==> flow/design.v <==
module SP(
	clk,
	rst_n,
	in_valid,
	in_data,
	in_mode,
	out_valid,
	out_data
);
input clk, rst_n, in_valid;
input [2:0] in_mode;
input [8:0] in_data;
output reg out_valid;
output reg [8:0] out_data;
integer i;
genvar idx;
parameter STATE_IDLE = 3'd0 ;
parameter STATE_MInv = 3'd1 ;
parameter STATE_MMul = 3'd2 ;
parameter STATE_Sort = 3'd3 ;
parameter STATE_Sum  = 3'd4 ;
parameter STATE_OUTPT= 3'd5 ;
reg [2:0] current_state, next_state;
reg [2:0] data_cnt;
reg [2:0] mode;
reg [8:0] a[0:5], b[0:5], c[0:5], d[0:5], e[0:5];
wire [8:0] next_c, next_e;
reg has_sent_b;
wire out_valid_b;
wire [8:0] next_b;
reg has_sent_mod;
reg [1:0] mm_stage;
wire [17:0] mul_in_s0[0:2], mul_in_s1[0:2];
reg [17:0] mul_in[0:2];
wire mul_out_valid[0:2];
wire [8:0] mul_out[0:2];
reg is_mod_finish[0:2];
wire is_all_mod_finish;
reg  [8:0] mul_out_s0[0:2], mul_out_s1[0:2];
reg flag_sort1, flag_sort2;
wire [8:0] next_d0, next_d1, next_d2, next_d3, next_d4, next_d5;
always @(posedge clk or negedge rst_n) begin
	if (!rst_n) 	current_state <= STATE_IDLE ;
	else 			current_state <= next_state ;
end
always @(*) begin
	next_state = current_state ;
	case(current_state)
		STATE_IDLE: begin
			if (data_cnt==6) begin
				if (mode[0]==1) 		next_state = STATE_MInv ;
				else if (mode[1]==1)	next_state = STATE_MMul ;
				else if (mode[2]==1)	next_state = STATE_Sort ;
				else 					next_state = STATE_Sum ;
			end
		end
		STATE_MInv: begin
			if (data_cnt==6) begin
				if (mode[1]==1)			next_state = STATE_MMul ;
				else if (mode[2]==1)	next_state = STATE_Sort ;
				else 					next_state = STATE_Sum ;
			end
		end
		STATE_MMul: begin
			if (mm_stage==3 && is_all_mod_finish==1) begin
				if (mode[2]==1)			next_state = STATE_Sort ;
				else 					next_state = STATE_Sum ;
			end
		end
		STATE_Sort:	if (flag_sort2==1)	next_state = STATE_Sum ;
		STATE_Sum: 	if (mm_stage==1 && is_all_mod_finish==1) 	next_state = STATE_OUTPT ;
		STATE_OUTPT:	if (data_cnt==6)	next_state = STATE_IDLE ;
	endcase
end
always @(posedge clk or negedge rst_n) begin
	if (!rst_n) 	has_sent_b <= 0 ;
	else begin
		if (next_state==STATE_MInv) begin
			if (has_sent_b==0)			has_sent_b <= 1 ;
			else if (out_valid_b==1)	has_sent_b <= 0 ;
		end
		else 	has_sent_b <= 0 ;
	end
end
ModularInversion U_MI( .clk(clk), .rst_n(rst_n), .in_valid( (!has_sent_b)&&(next_state==STATE_MInv) ), .in_a(a[0]), .out_valid(out_valid_b), .out_b(next_b) );
always @(posedge clk or negedge rst_n) begin
	if (!rst_n) 	has_sent_mod <= 0 ;
	else begin
		if (next_state==STATE_MMul || next_state==STATE_Sum) begin
			if (has_sent_mod==0)			has_sent_mod <= 1 ;
			else if (is_all_mod_finish==1)	has_sent_mod <= 0 ;
		end
		else 	has_sent_mod <= 0 ;
	end
end
always @(posedge clk or negedge rst_n) begin
	if (!rst_n) 	mm_stage <= 0 ;
	else begin
		if (next_state==STATE_MMul || next_state==STATE_Sum) begin
			if (is_all_mod_finish==1) 			mm_stage <= mm_stage + 1 ;
		end
		else 	mm_stage <= 0 ;
	end
end
assign mul_in_s0[0] = b[1] * b[2] ;     
assign mul_in_s0[1] = b[3] * b[4] ;     
assign mul_in_s0[2] = b[5] * b[0] ;     
assign mul_in_s1[0] = mul_out_s0[0] * mul_out_s0[1] ;     
assign mul_in_s1[1] = mul_out_s0[1] * mul_out_s0[2] ;     
assign mul_in_s1[2] = mul_out_s0[2] * mul_out_s0[0] ;     
always @(*) begin
	if (next_state==STATE_MMul) begin
		case(mm_stage)
			2'd0: begin
				mul_in[0] = mul_in_s0[0] ;
				mul_in[1] = mul_in_s0[1] ;
				mul_in[2] = mul_in_s0[2] ;
			end
			2'd1: begin
				mul_in[0] = mul_in_s1[0] ;
				mul_in[1] = mul_in_s1[1] ;
				mul_in[2] = mul_in_s1[2] ;
			end
			2'd2: begin
				mul_in[0] = mul_out_s1[0] * b[5] ;		 
				mul_in[1] = mul_out_s1[1] * b[1] ;		 
				mul_in[2] = mul_out_s1[2] * b[3] ;		 
			end
			2'd3: begin
				mul_in[0] = mul_out_s1[0] * b[0] ;		 
				mul_in[1] = mul_out_s1[1] * b[2] ;		 
				mul_in[2] = mul_out_s1[2] * b[4] ;		 
			end
		endcase
	end
	else begin
		case(mm_stage)
			2'd0: begin
				mul_in[0] = a[0] + b[0] + c[0] + d[0] ;
				mul_in[1] = a[2] + b[2] + c[2] + d[2] ;
				mul_in[2] = a[4] + b[4] + c[4] + d[4] ;
			end
			default: begin
				mul_in[0] = a[5] + b[5] + c[5] + d[5] ;
				mul_in[1] = a[1] + b[1] + c[1] + d[1] ;
				mul_in[2] = a[3] + b[3] + c[3] + d[3] ;
			end
		endcase
	end
end
generate
for( idx=0 ; idx<3 ; idx=idx+1) begin : mod_func
	Modular509 U_mod( .clk(clk), .rst_n(rst_n), .in_valid( (!has_sent_mod)&&(next_state==STATE_MMul || next_state==STATE_Sum) ), .in(mul_in[idx]), .out_valid(mul_out_valid[idx]), .out(mul_out[idx]) );
	always @(posedge clk or negedge rst_n) begin
		if (!rst_n) 	is_mod_finish[idx] <= 0 ;
		else begin
			if (mul_out_valid[idx]==1) 		is_mod_finish[idx] <= 1 ;
			else if (is_all_mod_finish==1)	is_mod_finish[idx] <= 0 ;
		end
	end
end
endgenerate
assign is_all_mod_finish = is_mod_finish[0] && is_mod_finish[1] && is_mod_finish[2] ;
generate
for( idx=0 ; idx<3 ; idx=idx+1) begin
	always @(posedge clk or negedge rst_n) begin
		if (!rst_n) 	mul_out_s0[idx] <= 0 ;
		else if (mul_out_valid[idx]==1 && mm_stage==0)	mul_out_s0[idx] <= mul_out[idx] ;     
	end
	always @(posedge clk or negedge rst_n) begin
		if (!rst_n) 	mul_out_s1[idx] <= 0 ;
		else if (mul_out_valid[idx]==1 && mm_stage==1)	mul_out_s1[idx] <= mul_out[idx] ;     
	end
end	
endgenerate
Sort U_Sort( .clk(clk), .rst_n(rst_n), .in0(c[0]), .in1(c[1]), .in2(c[2]), .in3(c[3]), .in4(c[4]), .in5(c[5]), 
			 .out0(next_d0), .out1(next_d1), .out2(next_d2), .out3(next_d3), .out4(next_d4), .out5(next_d5) );
always @(posedge clk or negedge rst_n) begin
	if (!rst_n)		flag_sort1 <= 0 ;
	else begin
		if (current_state==STATE_Sort)	flag_sort1 <= 1 ;
		else 		flag_sort1 <= 0 ;
	end
end
always @(posedge clk or negedge rst_n) begin
	if (!rst_n)		flag_sort2 <= 0 ;
	else 			flag_sort2 <= flag_sort1 ;
end
always @(posedge clk or negedge rst_n) begin
	if (!rst_n) begin
		for( i=0 ; i<6 ; i=i+1 )
			a[i] <= 0 ;
	end
	else begin
		if (in_valid==1) begin
			a[5] <= in_data ;
			for( i=0 ; i<5 ; i=i+1 )
				a[i] <= a[i+1] ;
		end
		else if (out_valid_b==1) begin
			a[5] <= a[0] ;
			for( i=0 ; i<5 ; i=i+1 )
				a[i] <= a[i+1] ;
		end
	end
end
always @(posedge clk or negedge rst_n) begin
	if (!rst_n) begin
		for( i=0 ; i<6 ; i=i+1 )
			b[i] <= 0 ;
	end
	else begin
		if (in_valid==1) begin
			b[5] <= in_data ;
			for( i=0 ; i<5 ; i=i+1 )
				b[i] <= b[i+1] ;
		end
		else if (out_valid_b==1) begin
			b[5] <= next_b ;
			for( i=0 ; i<5 ; i=i+1 )
				b[i] <= b[i+1] ;
		end
	end
end
always @(posedge clk or negedge rst_n) begin
	if (!rst_n) 	c[0] <= 0 ;
	else begin
		if (in_valid==1 || out_valid_b==1) 				c[0] <= c[1] ;
		else if (mm_stage==2 && is_mod_finish[0]==1) 	c[0] <= mul_out[0] ;
	end
end
always @(posedge clk or negedge rst_n) begin
	if (!rst_n) 	c[2] <= 0 ;
	else begin
		if (in_valid==1 || out_valid_b==1) 				c[2] <= c[3] ;
		else if (mm_stage==2 && is_mod_finish[1]==1) 	c[2] <= mul_out[1] ;
	end
end
always @(posedge clk or negedge rst_n) begin
	if (!rst_n) 	c[4] <= 0 ;
	else begin
		if (in_valid==1 || out_valid_b==1) 				c[4] <= c[5] ;
		else if (mm_stage==2 && is_mod_finish[2]==1) 	c[4] <= mul_out[2] ;
	end
end
always @(posedge clk or negedge rst_n) begin
	if (!rst_n) 	c[1] <= 0 ;
	else begin
		if (in_valid==1 || out_valid_b==1) 				c[1] <= c[2] ;
		else if (mm_stage==3 && is_mod_finish[0]==1) 	c[1] <= mul_out[1] ;
	end
end
always @(posedge clk or negedge rst_n) begin
	if (!rst_n) 	c[3] <= 0 ;
	else begin
		if (in_valid==1 || out_valid_b==1) 				c[3] <= c[4] ;
		else if (mm_stage==3 && is_mod_finish[1]==1) 	c[3] <= mul_out[2] ;
	end
end
always @(posedge clk or negedge rst_n) begin
	if (!rst_n) 	c[5] <= 0 ;
	else begin
		if (in_valid==1) 			c[5] <= in_data ;
		else if (out_valid_b==1)	c[5] <= next_b ;
		else if (mm_stage==3 && is_mod_finish[2]==1) 	c[5] <= mul_out[0] ;
	end
end
always @(posedge clk or negedge rst_n) begin
	if (!rst_n) 	d[0] <= 0 ;
	else begin
		if (in_valid==1 || out_valid_b==1) 				d[0] <= d[1] ;
		else if (mm_stage==2 && is_mod_finish[0]==1) 	d[0] <= mul_out[0] ;
		else if (current_state==STATE_Sort)				d[0] <= next_d0 ;
	end
end
always @(posedge clk or negedge rst_n) begin
	if (!rst_n) 	d[2] <= 0 ;
	else begin
		if (in_valid==1 || out_valid_b==1) 				d[2] <= d[3] ;
		else if (mm_stage==2 && is_mod_finish[1]==1) 	d[2] <= mul_out[1] ;
		else if (current_state==STATE_Sort)				d[2] <= next_d2 ;
	end
end
always @(posedge clk or negedge rst_n) begin
	if (!rst_n) 	d[4] <= 0 ;
	else begin
		if (in_valid==1 || out_valid_b==1) 				d[4] <= d[5] ;
		else if (mm_stage==2 && is_mod_finish[2]==1) 	d[4] <= mul_out[2] ;
		else if (current_state==STATE_Sort)				d[4] <= next_d4 ;
	end
end
always @(posedge clk or negedge rst_n) begin
	if (!rst_n) 	d[1] <= 0 ;
	else begin
		if (in_valid==1 || out_valid_b==1) 				d[1] <= d[2] ;
		else if (mm_stage==3 && is_mod_finish[0]==1) 	d[1] <= mul_out[1] ;
		else if (current_state==STATE_Sort)				d[1] <= next_d1 ;
	end
end
always @(posedge clk or negedge rst_n) begin
	if (!rst_n) 	d[3] <= 0 ;
	else begin
		if (in_valid==1 || out_valid_b==1) 				d[3] <= d[4] ;
		else if (mm_stage==3 && is_mod_finish[1]==1) 	d[3] <= mul_out[2] ;
		else if (current_state==STATE_Sort)				d[3] <= next_d3 ;
	end
end
always @(posedge clk or negedge rst_n) begin
	if (!rst_n) 	d[5] <= 0 ;
	else begin
		if (in_valid==1) 			d[5] <= in_data ;
		else if (out_valid_b==1)	d[5] <= next_b ;
		else if (mm_stage==3 && is_mod_finish[2]==1) 	d[5] <= mul_out[0] ;
		else if (current_state==STATE_Sort)				d[5] <= next_d5 ;
	end
end
always @(posedge clk or negedge rst_n) begin
	if (!rst_n) 	e[0] <= 0 ;
	else begin
		if (in_valid==1 || out_valid_b==1) 				e[0] <= e[1] ;
		else if (mm_stage==2 && is_mod_finish[0]==1) 	e[0] <= mul_out[0] ;
		else if (current_state==STATE_Sort)				e[0] <= next_d0 ;
		else if (current_state==STATE_Sum && mm_stage==0 && is_mod_finish[0]==1) 	e[0] <= mul_out[0] ;
	end
end
always @(posedge clk or negedge rst_n) begin
	if (!rst_n) 	e[2] <= 0 ;
	else begin
		if (in_valid==1 || out_valid_b==1) 				e[2] <= e[3] ;
		else if (mm_stage==2 && is_mod_finish[1]==1) 	e[2] <= mul_out[1] ;
		else if (current_state==STATE_Sort)				e[2] <= next_d2 ;
		else if (current_state==STATE_Sum && mm_stage==0 && is_mod_finish[1]==1) 	e[2] <= mul_out[1] ;
	end
end
always @(posedge clk or negedge rst_n) begin
	if (!rst_n) 	e[4] <= 0 ;
	else begin
		if (in_valid==1 || out_valid_b==1) 				e[4] <= e[5] ;
		else if (mm_stage==2 && is_mod_finish[2]==1) 	e[4] <= mul_out[2] ;
		else if (current_state==STATE_Sort)				e[4] <= next_d4 ;
		else if (current_state==STATE_Sum && mm_stage==0 && is_mod_finish[2]==1) 	e[4] <= mul_out[2] ;
	end
end
always @(posedge clk or negedge rst_n) begin
	if (!rst_n) 	e[1] <= 0 ;
	else begin
		if (in_valid==1 || out_valid_b==1) 				e[1] <= e[2] ;
		else if (mm_stage==3 && is_mod_finish[0]==1) 	e[1] <= mul_out[1] ;
		else if (current_state==STATE_Sort)				e[1] <= next_d1 ;
		else if (current_state==STATE_Sum && mm_stage==1 && is_mod_finish[0]==1) 	e[1] <= mul_out[1] ;
	end
end
always @(posedge clk or negedge rst_n) begin
	if (!rst_n) 	e[3] <= 0 ;
	else begin
		if (in_valid==1 || out_valid_b==1) 				e[3] <= e[4] ;
		else if (mm_stage==3 && is_mod_finish[1]==1) 	e[3] <= mul_out[2] ;
		else if (current_state==STATE_Sort)				e[3] <= next_d3 ;
		else if (current_state==STATE_Sum && mm_stage==1 && is_mod_finish[1]==1) 	e[3] <= mul_out[2] ;
	end
end
always @(posedge clk or negedge rst_n) begin
	if (!rst_n) 	e[5] <= 0 ;
	else begin
		if (in_valid==1) 			e[5] <= in_data ;
		else if (out_valid_b==1)	e[5] <= next_b ;
		else if (mm_stage==3 && is_mod_finish[2]==1) 	e[5] <= mul_out[0] ;
		else if (current_state==STATE_Sort)				e[5] <= next_d5 ;
		else if (current_state==STATE_Sum && mm_stage==1 && is_mod_finish[2]==1) 	e[5] <= mul_out[0] ;
	end
end
always @(posedge clk or negedge rst_n) begin
	if (!rst_n)		data_cnt <= 0 ;
	else begin
		if (data_cnt==6) 	data_cnt <= 0 ;
		else if (in_valid==1)	data_cnt <= data_cnt + 1 ;
		else if (out_valid_b==1)	data_cnt <= data_cnt + 1 ;
		else if (next_state==STATE_OUTPT)	data_cnt <= data_cnt + 1 ;
	end
end
always @(posedge clk or negedge rst_n) begin
	if (!rst_n) 	mode <= 0 ;
	else begin
		if (in_valid==1 && data_cnt==0)	
			mode <= in_mode ;
	end
end
always @(posedge clk or negedge rst_n) begin
	if (!rst_n) 	out_valid <= 0 ;
	else begin
		if (next_state==STATE_OUTPT) 	out_valid <= 1 ;
		else 		out_valid <= 0 ;
	end
end
always @(posedge clk or negedge rst_n) begin
	if (!rst_n) 	out_data <= 0 ;
	else begin
		if (next_state==STATE_OUTPT)	out_data <= e[data_cnt];
		else 		out_data <= 0 ;
	end
end
endmodule
module Modular509(clk, rst_n, in_valid, in, out_valid, out);
input clk, rst_n;
input in_valid;
input [17:0] in;
output reg out_valid;
output [8:0] out;
parameter S_IDLE  = 3'd0 ;
parameter S_INPUT = 3'd1 ;
parameter S_CALCU = 3'd2 ;
parameter S_OUTPT = 3'd3 ;
reg [1:0] current_state, next_state;
reg [11:0] in_r;
wire [2:0] overflow;
wire [8:0] nonoverflow;
always @(posedge clk or negedge rst_n) begin
	if (!rst_n) 	current_state <= S_IDLE ;
	else 			current_state <= next_state ;
end
always @(*) begin
	next_state = current_state ;
	case(current_state)
		S_IDLE: 	if (in_valid==1) 	next_state = S_INPUT ;
		S_INPUT: 	next_state = S_CALCU ;
		S_CALCU: 	if (in_r<509)		next_state = S_OUTPT ;
		S_OUTPT: 	next_state = S_IDLE ;
	endcase
end
always @(posedge clk or negedge rst_n) begin
	if (!rst_n) 	in_r <= 0 ;
	else begin
		if (next_state==S_INPUT)		in_r <= in[8:0] + in[17:9]*3 ;
		else if (next_state==S_CALCU)	in_r <= (in_r>=509) ? in_r - 509 : in_r ;
	end
end
always @(posedge clk or negedge rst_n) begin
	if (!rst_n) 	out_valid <= 0 ;
	else begin
		if (next_state==S_OUTPT) 	out_valid <= 1 ;
		else 						out_valid <= 0 ;
	end
end
assign out = in_r ;
endmodule
module ModularInversion(
	clk, 
	rst_n, 
	in_valid, 
	in_a, 
	out_valid, 
	out_b
);
input clk, rst_n;
input in_valid;
input [8:0] in_a;
output reg out_valid;
output reg [8:0] out_b;
parameter S_IDLE  = 2'd0 ;
parameter S_CALCU = 2'd1 ;
parameter S_MODUL = 2'd2 ;
parameter S_OUTPT = 2'd3 ;
reg [2:0] current_state, next_state;
reg [17:0] A, B;
reg [3:0] cnt;
wire out_valid_A, out_valid_B;
wire [8:0] next_A, next_B;
reg is_modA_finish, is_modB_finish;
wire is_mod_finish;
reg flag_sent;
always @(posedge clk or negedge rst_n) begin
	if (!rst_n) 	current_state <= S_IDLE ;
	else 			current_state <= next_state ;
end
always @(*) begin
	next_state = current_state ;
	case(current_state)
		S_IDLE: 	if (in_valid==1) 	next_state = S_CALCU ;
		S_CALCU: 	next_state = S_MODUL ;
		S_MODUL: 	if (is_mod_finish==1)	next_state = (cnt==10) ? S_OUTPT : S_CALCU ;
		S_OUTPT: 	next_state = S_IDLE ;
	endcase
end
Modular509 U_modA( .clk(clk), .rst_n(rst_n), .in_valid( (!flag_sent)&&(next_state==S_MODUL) ), .in(A), .out_valid(out_valid_A), .out(next_A) );
Modular509 U_modB( .clk(clk), .rst_n(rst_n), .in_valid( (!flag_sent)&&(next_state==S_MODUL) ), .in(B), .out_valid(out_valid_B), .out(next_B) );
always @(posedge clk or negedge rst_n) begin
	if (!rst_n) 	is_modA_finish <= 0 ;
	else begin
		if (out_valid_A==1)				is_modA_finish <= 1 ;
		else if (next_state==S_CALCU)	is_modA_finish <= 0 ;
	end
end
always @(posedge clk or negedge rst_n) begin
	if (!rst_n) 	is_modB_finish <= 0 ;
	else begin
		if (out_valid_B==1)				is_modB_finish <= 1 ;
		else if (next_state==S_CALCU)	is_modB_finish <= 0 ;
	end
end
assign is_mod_finish = is_modA_finish && is_modB_finish ;
always @(posedge clk or negedge rst_n) begin
	if (!rst_n) 	flag_sent <= 0 ;
	else begin
		if (next_state==S_MODUL)		flag_sent <= 1 ;
		else if (next_state==S_CALCU)	flag_sent <= 0 ;
	end
end
always @(posedge clk or negedge rst_n) begin
	if (!rst_n) 	cnt <= 0 ;
	else begin
		if (next_state==S_CALCU)		cnt <= cnt + 1 ;
		else if (next_state==S_OUTPT)	cnt <= 0 ;
	end
end
always @(posedge clk or negedge rst_n) begin
	if (!rst_n) 	A <= 0 ;
	else begin
		if (in_valid==1) 						A <= 1 ;
		else if (next_state==S_CALCU && cnt!=3)	A <= A*B ;
		else if (out_valid_A==1)				A <= next_A ;
	end
end
always @(posedge clk or negedge rst_n) begin
	if (!rst_n) 	B <= 0 ;
	else begin
		if (in_valid==1) 				B <= in_a ;
		else if (next_state==S_CALCU)	B <= B*B ;
		else if (out_valid_B==1)		B <= next_B ;
	end
end
always @(posedge clk or negedge rst_n) begin
	if (!rst_n) 	out_valid <= 0 ;
	else begin
		if (next_state==S_OUTPT)	out_valid <= 1 ;
		else 						out_valid <= 0 ;
	end
end
always @(posedge clk or negedge rst_n) begin
	if (!rst_n) 	out_b <= 0 ;
	else begin
		if (next_state==S_OUTPT)	out_b <= A ;
		else 						out_b <= 0 ;
	end
end
endmodule
module Sort(clk, rst_n, in0, in1, in2, in3, in4, in5, out0, out1, out2, out3, out4, out5);
input clk, rst_n;
input [8:0] in0, in1, in2, in3, in4, in5;
output [8:0] out0, out1, out2, out3, out4, out5;
wire [8:0] a[0:3], b[0:2], c[0:3], d[0:2], f[0:3], g[0:1];
reg [8:0] e[0:5];
assign a[0] = ( in0<in1 ) ? in0 : in1 ;
assign a[1] = ( in0<in1 ) ? in1 : in0 ;
assign a[2] = ( a[1]<in2 )? a[1] : in2 ;
assign a[3] = ( a[1]<in2 )? in2 : a[1] ;
assign b[0] = ( a[0]<a[2] ) ? a[0] : a[2] ;
assign b[1] = ( a[0]<a[2] ) ? a[2] : a[0] ;
assign b[2] = a[3] ;
assign c[0] = ( in3<in4 ) ? in3 : in4 ;
assign c[1] = ( in3<in4 ) ? in4 : in3 ;
assign c[2] = ( c[1]<in5 )? c[1] : in5 ;
assign c[3] = ( c[1]<in5 )? in5 : c[1] ;
assign d[0] = ( c[0]<c[2] ) ? c[0] : c[2] ;
assign d[1] = ( c[0]<c[2] ) ? c[2] : c[0] ;
assign d[2] = c[3] ;
always @(posedge clk or negedge rst_n) begin
	if (!rst_n) begin
		e[0] <= 0 ;
		e[1] <= 0 ;
		e[2] <= 0 ;
		e[3] <= 0 ;
		e[4] <= 0 ;
		e[5] <= 0 ;
	end
	else begin
		e[0] <= ( b[0]<d[0] ) ? b[0] : d[0] ;
		e[1] <= ( b[0]<d[0] ) ? d[0] : b[0] ;
		e[2] <= ( b[1]<d[1] ) ? b[1] : d[1] ;
		e[3] <= ( b[1]<d[1] ) ? d[1] : b[1] ;
		e[4] <= ( b[2]<d[2] ) ? b[2] : d[2] ;
		e[5] <= ( b[2]<d[2] ) ? d[2] : b[2] ;
	end
end
assign out0 = e[0] ;
assign out5 = e[5] ;
assign f[0] = ( e[1]<e[2] ) ? e[1] : e[2] ;
assign f[1] = ( e[1]<e[2] ) ? e[2] : e[1] ;
assign f[2] = ( e[3]<e[4] ) ? e[3] : e[4] ;
assign f[3] = ( e[3]<e[4] ) ? e[4] : e[3] ;
assign out1 = f[0] ;
assign out4 = f[3] ;
assign g[0] = ( f[1]<f[2] ) ? f[1] : f[2] ;
assign g[1] = ( f[1]<f[2] ) ? f[2] : f[1] ;
assign out2 = g[0] ;
assign out3 = g[1] ;
endmodule
Appendix: tool output

**Tool chain data of SP**

Each step is given for the RTL above and for the edited RTL.
Lines under "before" count in the file above, lines under "after" in the edited file.
"change": "after" minus "before" as printed here. "relative change": 100 x difference / "before".
Operators carry their Yosys type and port widths (W data, S select, Z words).
Library cell names are shortened.
A cell with - has no value.

- Top: SP
- Clock: clk
- Library: sky130hd
- Library corner: tt_025C_1v80

**The edit**

Unified diff, file above to edited file.
The edited RTL no longer does the same as the RTL above: the edit was made by script, with no optimisation intended.

```diff
@@ -557,5 +557,5 @@
 assign b[1] = ( a[0]<a[2] ) ? a[2] : a[0] ;
 assign b[2] = a[3] ;
-assign c[0] = ( in3<in4 ) ? in3 : in4 ;
+assign c[0] = ( in3>=in4 ) ? in3 : in4 ;
 assign c[1] = ( in3<in4 ) ? in4 : in3 ;
 assign c[2] = ( c[1]<in5 )? c[1] : in5 ;
```

**After elaboration**

Yosys after proc, flatten, opt, wreduce and memory -nomap, before mapping. Print and check cells are not counted. Equal cells are merged and count once.

Cells by class:

| what | before | after | change | relative change (%) |
|---|---|---|---|---|
| reduce/logical cells | 83 | 83 | 0 | 0.00 |
| mux-type cells | 197 | 197 | 0 | 0.00 |
| equal/unequal tests | 62 | 62 | 0 | 0.00 |
| multipliers | 19 | 19 | 0 | 0.00 |
| magnitude comparators | 22 | 23 | +1 | +4.55 |
| $add $sub $neg | 31 | 31 | 0 | 0.00 |

Operator list:

| operator | before | after | change |
|---|---|---|---|
| $ge A9 B9 Y1 | 0 | 1 | +1 |

Operator kinds equal on both sides are left out: 46.

Storage and ports:

| what | before | after | change | relative change (%) |
|---|---|---|---|---|
| output and inout port bits | 10 | 10 | 0 | 0.00 |
| word-level cells | 493 | 494 | +1 | +0.20 |
| bits in registers | 537 | 537 | 0 | 0.00 |
| input bits | 15 | 15 | 0 | 0.00 |

**Depth**

Yosys ltp: most cells in a row. Word level: on the elaborated netlist, between registers, memories and ports. Mapped: between sequential cells and ports; inverters and the memories' decode and read muxes count.

Logic depth:

| what | before | after | change | relative change (%) |
|---|---|---|---|---|
| depth in word-level cells | 16 | 16 | 0 | 0.00 |
| ABC_AREA | 0 | 0 | - | - |
| gate-level depth with buffers | 47 | 46 | -1 | -2.13 |
| depth with buffers taken out | 43 | 41 | -2 | -4.65 |

**Synthesis result**

The flow's flattened synthesis, as Yosys stat reports it; memories are mapped. The netlist is that of the ABC_AREA named above (0 if unset); the other value can give another one.

Mapped netlist:

| what | before | after | change | relative change (%) |
|---|---|---|---|---|
| mapped area (um^2) | 78230.0 | 78421.5 | +191.5 | +0.24 |
| mapped cells | 9102 | 9223 | +121 | +1.33 |
| sequential area (um^2) | 13797.0 | 13797.0 | 0.0 | 0.00 |
| mapped flip-flops | 551 | 551 | 0 | 0.00 |
| buffer cells | 472 | 476 | +4 | +0.85 |

Cell types:

| type | before | after | change | relative change (%) |
|---|---|---|---|---|
| o21ai_0 | 335 | 397 | +62 | +18.51 |
| nand2_1 | 1259 | 1305 | +46 | +3.65 |
| mux2i_1 | 167 | 138 | -29 | -17.37 |
| nor2_1 | 420 | 445 | +25 | +5.95 |
| nor3_1 | 75 | 97 | +22 | +29.33 |
| mux2_2 | 74 | 95 | +21 | +28.38 |
| a211oi_1 | 88 | 108 | +20 | +22.73 |
| o211ai_1 | 40 | 22 | -18 | -45.00 |
| o22ai_1 | 18 | 33 | +15 | +83.33 |
| nand4_1 | 23 | 37 | +14 | +60.87 |
| a221oi_1 | 21 | 7 | -14 | -66.67 |
| clkbuf_1 | 425 | 438 | +13 | +3.06 |
| and2_1 | 633 | 622 | -11 | -1.74 |
| inv_1 | 1477 | 1468 | -9 | -0.61 |
| xnor2_1 | 213 | 204 | -9 | -4.23 |
| o21a_1 | 44 | 35 | -9 | -20.45 |
| or3_1 | 23 | 32 | +9 | +39.13 |
| nand2b_1 | 60 | 52 | -8 | -13.33 |

Cell types equal on both sides are left out: 19.
Not every row of either side is listed.
By module: a second synthesis without flattening, with its own total; a netlist apart from the flattened one above.

Second synthesis, totals:

| what | before | after | change | relative change (%) |
|---|---|---|---|---|
| cell total of the unflattened synthesis | 9037 | 9051 | +14 | +0.15 |
| area (unflattened synthesis) (um^2) | 78345.1 | 78836.9 | +491.8 | +0.63 |

Each row is one instance without its submodules.

By module, before:

| module | cells | seq. area (um^2) | area (um^2) | times used |
|---|---|---|---|---|
| SP | 6105 | 8884.8 | 52529.1 | 1 |
| ModularInversion | 1285 | 1427.6 | 11531.1 | 1 |
| Modular509 | 175 | 426.7 | 1575.3 | 5 |
| Sort | 772 | 1351.3 | 6408.6 | 1 |

By module, after:

| module | cells | seq. area (um^2) | area (um^2) | times used |
|---|---|---|---|---|
| SP | 6103 | 8884.8 | 52848.2 | 1 |
| ModularInversion | 1285 | 1427.6 | 11531.1 | 1 |
| Modular509 | 175 | 426.7 | 1575.3 | 5 |
| Sort | 788 | 1351.3 | 6581.3 | 1 |

**Path before layout**

Source: OpenSTA report_checks on the synthesized netlist (no wires, ideal clock, input and output delay 20% of the period each), path of least setup slack; recovery checks are left aside. Register names are those of the netlist, which keeps one name where synthesis merged equal registers.

Timing path post-synthesis:

| what | before | after | change | relative change (%) |
|---|---|---|---|---|
| kind | reg2reg | reg2reg | - | - |
| start point | register c[4][5] | register c[4][3] | - | - |
| end point | register U_Sort.e[0][4] | register U_Sort.e[1][6] | - | - |
| delay of the path (ns) | 8.152 | 7.898 | -0.254 | -3.12 |
| required time (ns) | 8.921 | 8.868 | -0.053 | -0.59 |
| slack (ns) | 0.848 | 1.102 | +0.254 | - |
| arrival time (ns) | 8.073 | 7.766 | -0.307 | -3.80 |
| path buffers | 5 | 5 | 0 | 0.00 |
| library setup time (ns) | 0.079 | 0.132 | +0.053 | - |
| clock period (ns) | 9.0 | 9.0 | 0.0 | 0.00 |
| stages on the path | 42 | 45 | +3 | +7.14 |
| launch time at the first pin (ns) | 0.000 | 0.000 | 0.000 | - |
| synthesis period reached (ns) | 8.152 | 7.898 | -0.254 | -3.12 |

"delay of the path" is the arrival time less input delay plus setup time.
"stages on the path": output pins that drive a net of the path, with the launching flip-flop's if there is one; two outputs of one cell count as two.
"synthesis period reached" is the clock period less the worst setup slack; recovery checks do not enter. This is arithmetic on one report: input and output delays are still those of the set period (20% each).
The rows between start and end are the longest chain of elaborated cells between them; the timing report does not say that the signal goes this way. Where chains are equally long, one stands for them.
A line is the first line of the expression or statement that the cell stems from. Yosys adds cells for indexed reads and writes and turns some case tables into memories.
At most two assigning lines are given for a register; there are more.

On the way, post-synthesis, before:
- Cell sequence: dfrtp_1 inv_1 ha_1 and4_1 a2111oi_0 o21a_1 o21ba_2 clkbuf_1 clkbuf_1 mux2_2 ha_1 a21o_1 a21o_1 a21oi_1 o21ai_0 a31oi_1 buf_2 a21oi_1 (+6 left out) o211ai_1 nor2_2 clkbuf_1 nor2_1 a21oi_1 ha_1 a21oi_1 nor2b_1 o21ai_0 nand2b_1 a21oi_1 nor2b_1 o21ai_0 nand2b_1 a21o_1 a21oi_4 buf_4 mux2i_1
- Length of the longest elaborated chain: 8
- Elaborated cells between the ends (all ways): 9
- Classes of those cells: compare (4); mux (5)

RTL lines, path post-synthesis, before:

| what | RTL line | source |
|---|---|---|
| start, declared | 26 | `reg [8:0] a[0:5], b[0:5], c[0:5], d[0:5], e[0:5];` |
| start, assigned | 242 | `if (in_valid==1 \|\| out_valid_b==1) c[4] <= c[5] ;` |
| start, assigned | 243 | `else if (mm_stage==2 && is_mod_finish[2]==1) c[4] <= mul_out[2] ;` |
| $lt A9 B9 Y1 | 560 | `assign c[1] = ( in3<in4 ) ? in4 : in3 ;` |
| $mux W9 | 560 |  |
| $lt A9 B9 Y1 | 561 | `assign c[2] = ( c[1]<in5 )? c[1] : in5 ;` |
| $mux W9 | 561 |  |
| $lt A9 B9 Y1 | 563 | `assign d[0] = ( c[0]<c[2] ) ? c[0] : c[2] ;` |
| $mux W9 | 563 |  |
| $lt A9 B9 Y1 | 576 | `e[0] <= ( b[0]<d[0] ) ? b[0] : d[0] ;` |
| $mux W9 | 576 |  |
| end, assigned | 568 | `e[0] <= 0 ;` |
| end, assigned | 576 |  |
| end, declared | 551 | `reg [8:0] e[0:5];` |

On the way, post-synthesis, after:
- Cell sequence: dfrtp_1 inv_1 ha_1 a21o_1 a21oi_1 o21ai_1 a21oi_1 o21ai_1 clkbuf_1 o21ai_0 ha_1 a21o_1 a21oi_1 nor2b_1 o21ai_0 nand2b_1 a21oi_1 o21ai_0 (+9 left out) nand2b_1 a21oi_1 o21ai_0 or2_2 o21ai_2 buf_2 mux2_2 ha_1 a21o_1 a21o_1 a21oi_1 nand2_1 a41oi_1 a21oi_1 a21boi_1 buf_4 buf_4 mux2i_1
- Length of the longest elaborated chain: 8
- Elaborated cells between the ends (all ways): 10
- Classes of those cells: compare (5); mux (5)

RTL lines, path post-synthesis, after:

| what | RTL line | source |
|---|---|---|
| start, declared | 26 | `reg [8:0] a[0:5], b[0:5], c[0:5], d[0:5], e[0:5];` |
| start, assigned | 242 | `if (in_valid==1 \|\| out_valid_b==1) c[4] <= c[5] ;` |
| start, assigned | 243 | `else if (mm_stage==2 && is_mod_finish[2]==1) c[4] <= mul_out[2] ;` |
| $lt A9 B9 Y1 | 560 | `assign c[1] = ( in3<in4 ) ? in4 : in3 ;` |
| $mux W9 | 560 |  |
| $lt A9 B9 Y1 | 561 | `assign c[2] = ( c[1]<in5 )? c[1] : in5 ;` |
| $mux W9 | 561 |  |
| $lt A9 B9 Y1 | 563 | `assign d[0] = ( c[0]<c[2] ) ? c[0] : c[2] ;` |
| $mux W9 | 563 |  |
| $lt A9 B9 Y1 | 577 | `e[1] <= ( b[0]<d[0] ) ? d[0] : b[0] ;` |
| $mux W9 | 577 |  |
| end, assigned | 569 | `e[1] <= 0 ;` |
| end, assigned | 577 |  |
| end, declared | 551 | `reg [8:0] e[0:5];` |

**Timing after layout**

From the final timing report of the runs of set A: the path of least setup slack in the routed layout; clock arrival at registers is part of the times.

Timing path after layout:

| what | before | after | change | relative change (%) |
|---|---|---|---|---|
| kind | reg2reg | reg2reg | - | - |
| start point | register b[1][5] | register mul_out_s1[1][2] | - | - |
| end point | register mod_func[0].U_mod.in_r[9] | register mod_func[1].U_mod.in_r[10] | - | - |
| launch time at the first pin (ns) | 0.70 | 0.69 | -0.01 | -1.43 |
| slack (ns) | 0.56 | 0.42 | -0.14 | - |
| path buffers | 0 | 0 | 0 | - |
| arrival time (ns) | 9.03 | 9.14 | +0.11 | +1.22 |
| library setup time (ns) | 0.11 | 0.13 | +0.02 | - |
| required time (ns) | 9.59 | 9.56 | -0.03 | -0.31 |
| clock period (ns) | 9.0 | 9.0 | 0.0 | 0.00 |
| stages on the path | 29 | 29 | 0 | 0.00 |

The rows between start and end are the longest chain of elaborated cells between them; the timing report does not say that the signal goes this way. Where chains are equally long, one stands for them.
At most two assigning lines are given for a register; there are more.

On the way, after layout, before:
- Cell sequence: dfrtp_1 nand2_1 fa_1 inv_1 fa_1 inv_1 fa_1 fa_1 inv_1 ha_1 a2111oi_0 o21ai_1 a41oi_1 xnor2_1 a221oi_2 and2_1 nor2_1 ha_1 a31oi_1 mux2i_1 xor2_1 ha_1 nor2b_1 o21a_1 o21ai_0 nand2b_1 a21oi_1 xnor2_1 a31o_1
- Length of the longest elaborated chain: 6
- Elaborated cells between the ends (all ways): 6
- RTL lines with such cells: 4
- Classes of those cells: add/sub (1); mul (2); mux (3)

RTL lines, path after layout, before:

| what | RTL line | source |
|---|---|---|
| start, declared | 26 | `reg [8:0] a[0:5], b[0:5], c[0:5], d[0:5], e[0:5];` |
| start, assigned | 216 | `b[i] <= b[i+1] ;` |
| start, assigned | 221 | `b[i] <= b[i+1] ;` |
| $mul A9 B9 Y18 | 105 | `assign mul_in_s0[0] = b[1] * b[2] ;` |
| $pmux W18 S4 | 113 | `case(mm_stage)` |
| $mux W18 | 112 | `if (next_state==STATE_MMul) begin` |
| $mul A9 B2 Y11 | 433 | `if (next_state==S_INPUT) in_r <= in[8:0] + in[17:9]*3 ;` |
| $add A9 B12 Y12 | 433 |  |
| $mux W12 | 433 |  |
| end, assigned | 433 |  |
| end, assigned | 434 | `else if (next_state==S_CALCU) in_r <= (in_r>=509) ? in_r - 509 : in_r ;` |
| end, declared | 414 | `reg [11:0] in_r;` |

On the way, after layout, after:
- Cell sequence: dfrtp_1 and2_1 fa_1 fa_1 inv_1 fa_1 fa_1 inv_1 ha_1 o21ai_0 o21ai_0 a221oi_1 a221o_1 mux4_2 ha_1 fa_1 ha_1 nor2b_1 o21ai_0 a21boi_0 o21ai_0 a21boi_0 o21ai_0 nand2b_1 a21oi_1 nor2_1 mux2i_1 xnor2_1 o221ai_1
- Length of the longest elaborated chain: 6
- Elaborated cells between the ends (all ways): 7
- RTL lines with such cells: 5
- Classes of those cells: add/sub (1); mul (3); mux (3)

RTL lines, path after layout, after:

| what | RTL line | source |
|---|---|---|
| start, declared | 39 | `reg  [8:0] mul_out_s0[0:2], mul_out_s1[0:2];` |
| start, assigned | 171 | `if (!rst_n) mul_out_s1[idx] <= 0 ;` |
| start, assigned | 172 | `else if (mul_out_valid[idx]==1 && mm_stage==1) mul_out_s1[idx] <= mul_out[idx] ;` |
| $mul A9 B9 Y18 | 131 | `mul_in[1] = mul_out_s1[1] * b[2] ;` |
| $pmux W18 S4 | 113 | `case(mm_stage)` |
| $mux W18 | 112 | `if (next_state==STATE_MMul) begin` |
| $mul A9 B2 Y11 | 433 | `if (next_state==S_INPUT) in_r <= in[8:0] + in[17:9]*3 ;` |
| $add A9 B12 Y12 | 433 |  |
| $mux W12 | 433 |  |
| end, assigned | 433 |  |
| end, assigned | 434 | `else if (next_state==S_CALCU) in_r <= (in_r>=509) ? in_r - 509 : in_r ;` |
| end, declared | 414 | `reg [11:0] in_r;` |

**Measured runs**

Runs of the flow (Yosys, OpenROAD) on both versions; the two runs of a pair have the same settings. The constraints put input and output delay at 20% of the set period each and load the outputs with 0.01 pF.

Settings, set A:
- period_ns: 9.0
- CAP_MARGIN: 20
- CORE_MARGIN: 2
- CORE_UTILIZATION: 40
- SLEW_MARGIN: 20

Final reports, set A:

| what | before | after | change | relative change (%) |
|---|---|---|---|---|
| utilization of the finished layout (%) | 43.2 | 43.5 | +0.3 | - |
| chip area after synthesis (Yosys) (um^2) | 78230.0 | 78421.5 | +191.5 | +0.24 |
| die outline area (um^2) | 199130.0 | 199612.0 | +482.0 | +0.24 |
| worst hold slack (ns) | 0.349 | 0.348 | -0.001 | - |
| post-route setup TNS (ns) | 0.000 | 0.000 | 0.000 | - |
| total power after layout (mW) | 16.953 | 18.303 | +1.350 | +7.96 |
| setup slack of the worst path (ns) | 0.561 | 0.417 | -0.144 | - |

Settings, set B:
- CELL_PAD_IN_SITES_GLOBAL_PLACEMENT: 0
- CORE_MARGIN: 3
- CORE_UTILIZATION: 23
- PLACE_DENSITY_LB_ADDON: 0.06
- SLEW_MARGIN: 15
- period_ns: 15.0
- CAP_MARGIN: 20

Final reports, set B:

| what | before | after | change | relative change (%) |
|---|---|---|---|---|
| utilization of the finished layout (%) | 25.7 | 25.8 | +0.1 | - |
| chip area after synthesis (Yosys) (um^2) | 78230.0 | 78421.5 | +191.5 | +0.24 |
| die outline area (um^2) | 347163.0 | 348006.0 | +843.0 | +0.24 |
| worst hold slack (ns) | 0.342 | 0.347 | +0.005 | - |
| post-route setup TNS (ns) | 0.000 | 0.000 | 0.000 | - |
| total power after layout (mW) | 10.612 | 10.960 | +0.348 | +3.28 |
| setup slack of the worst path (ns) | 5.843 | 5.647 | -0.196 | - |

By "total power after layout" is meant OpenSTA's value without simulated activity: inputs other than the clock are taken to toggle once in ten clock periods, and the tool carries that through the logic.
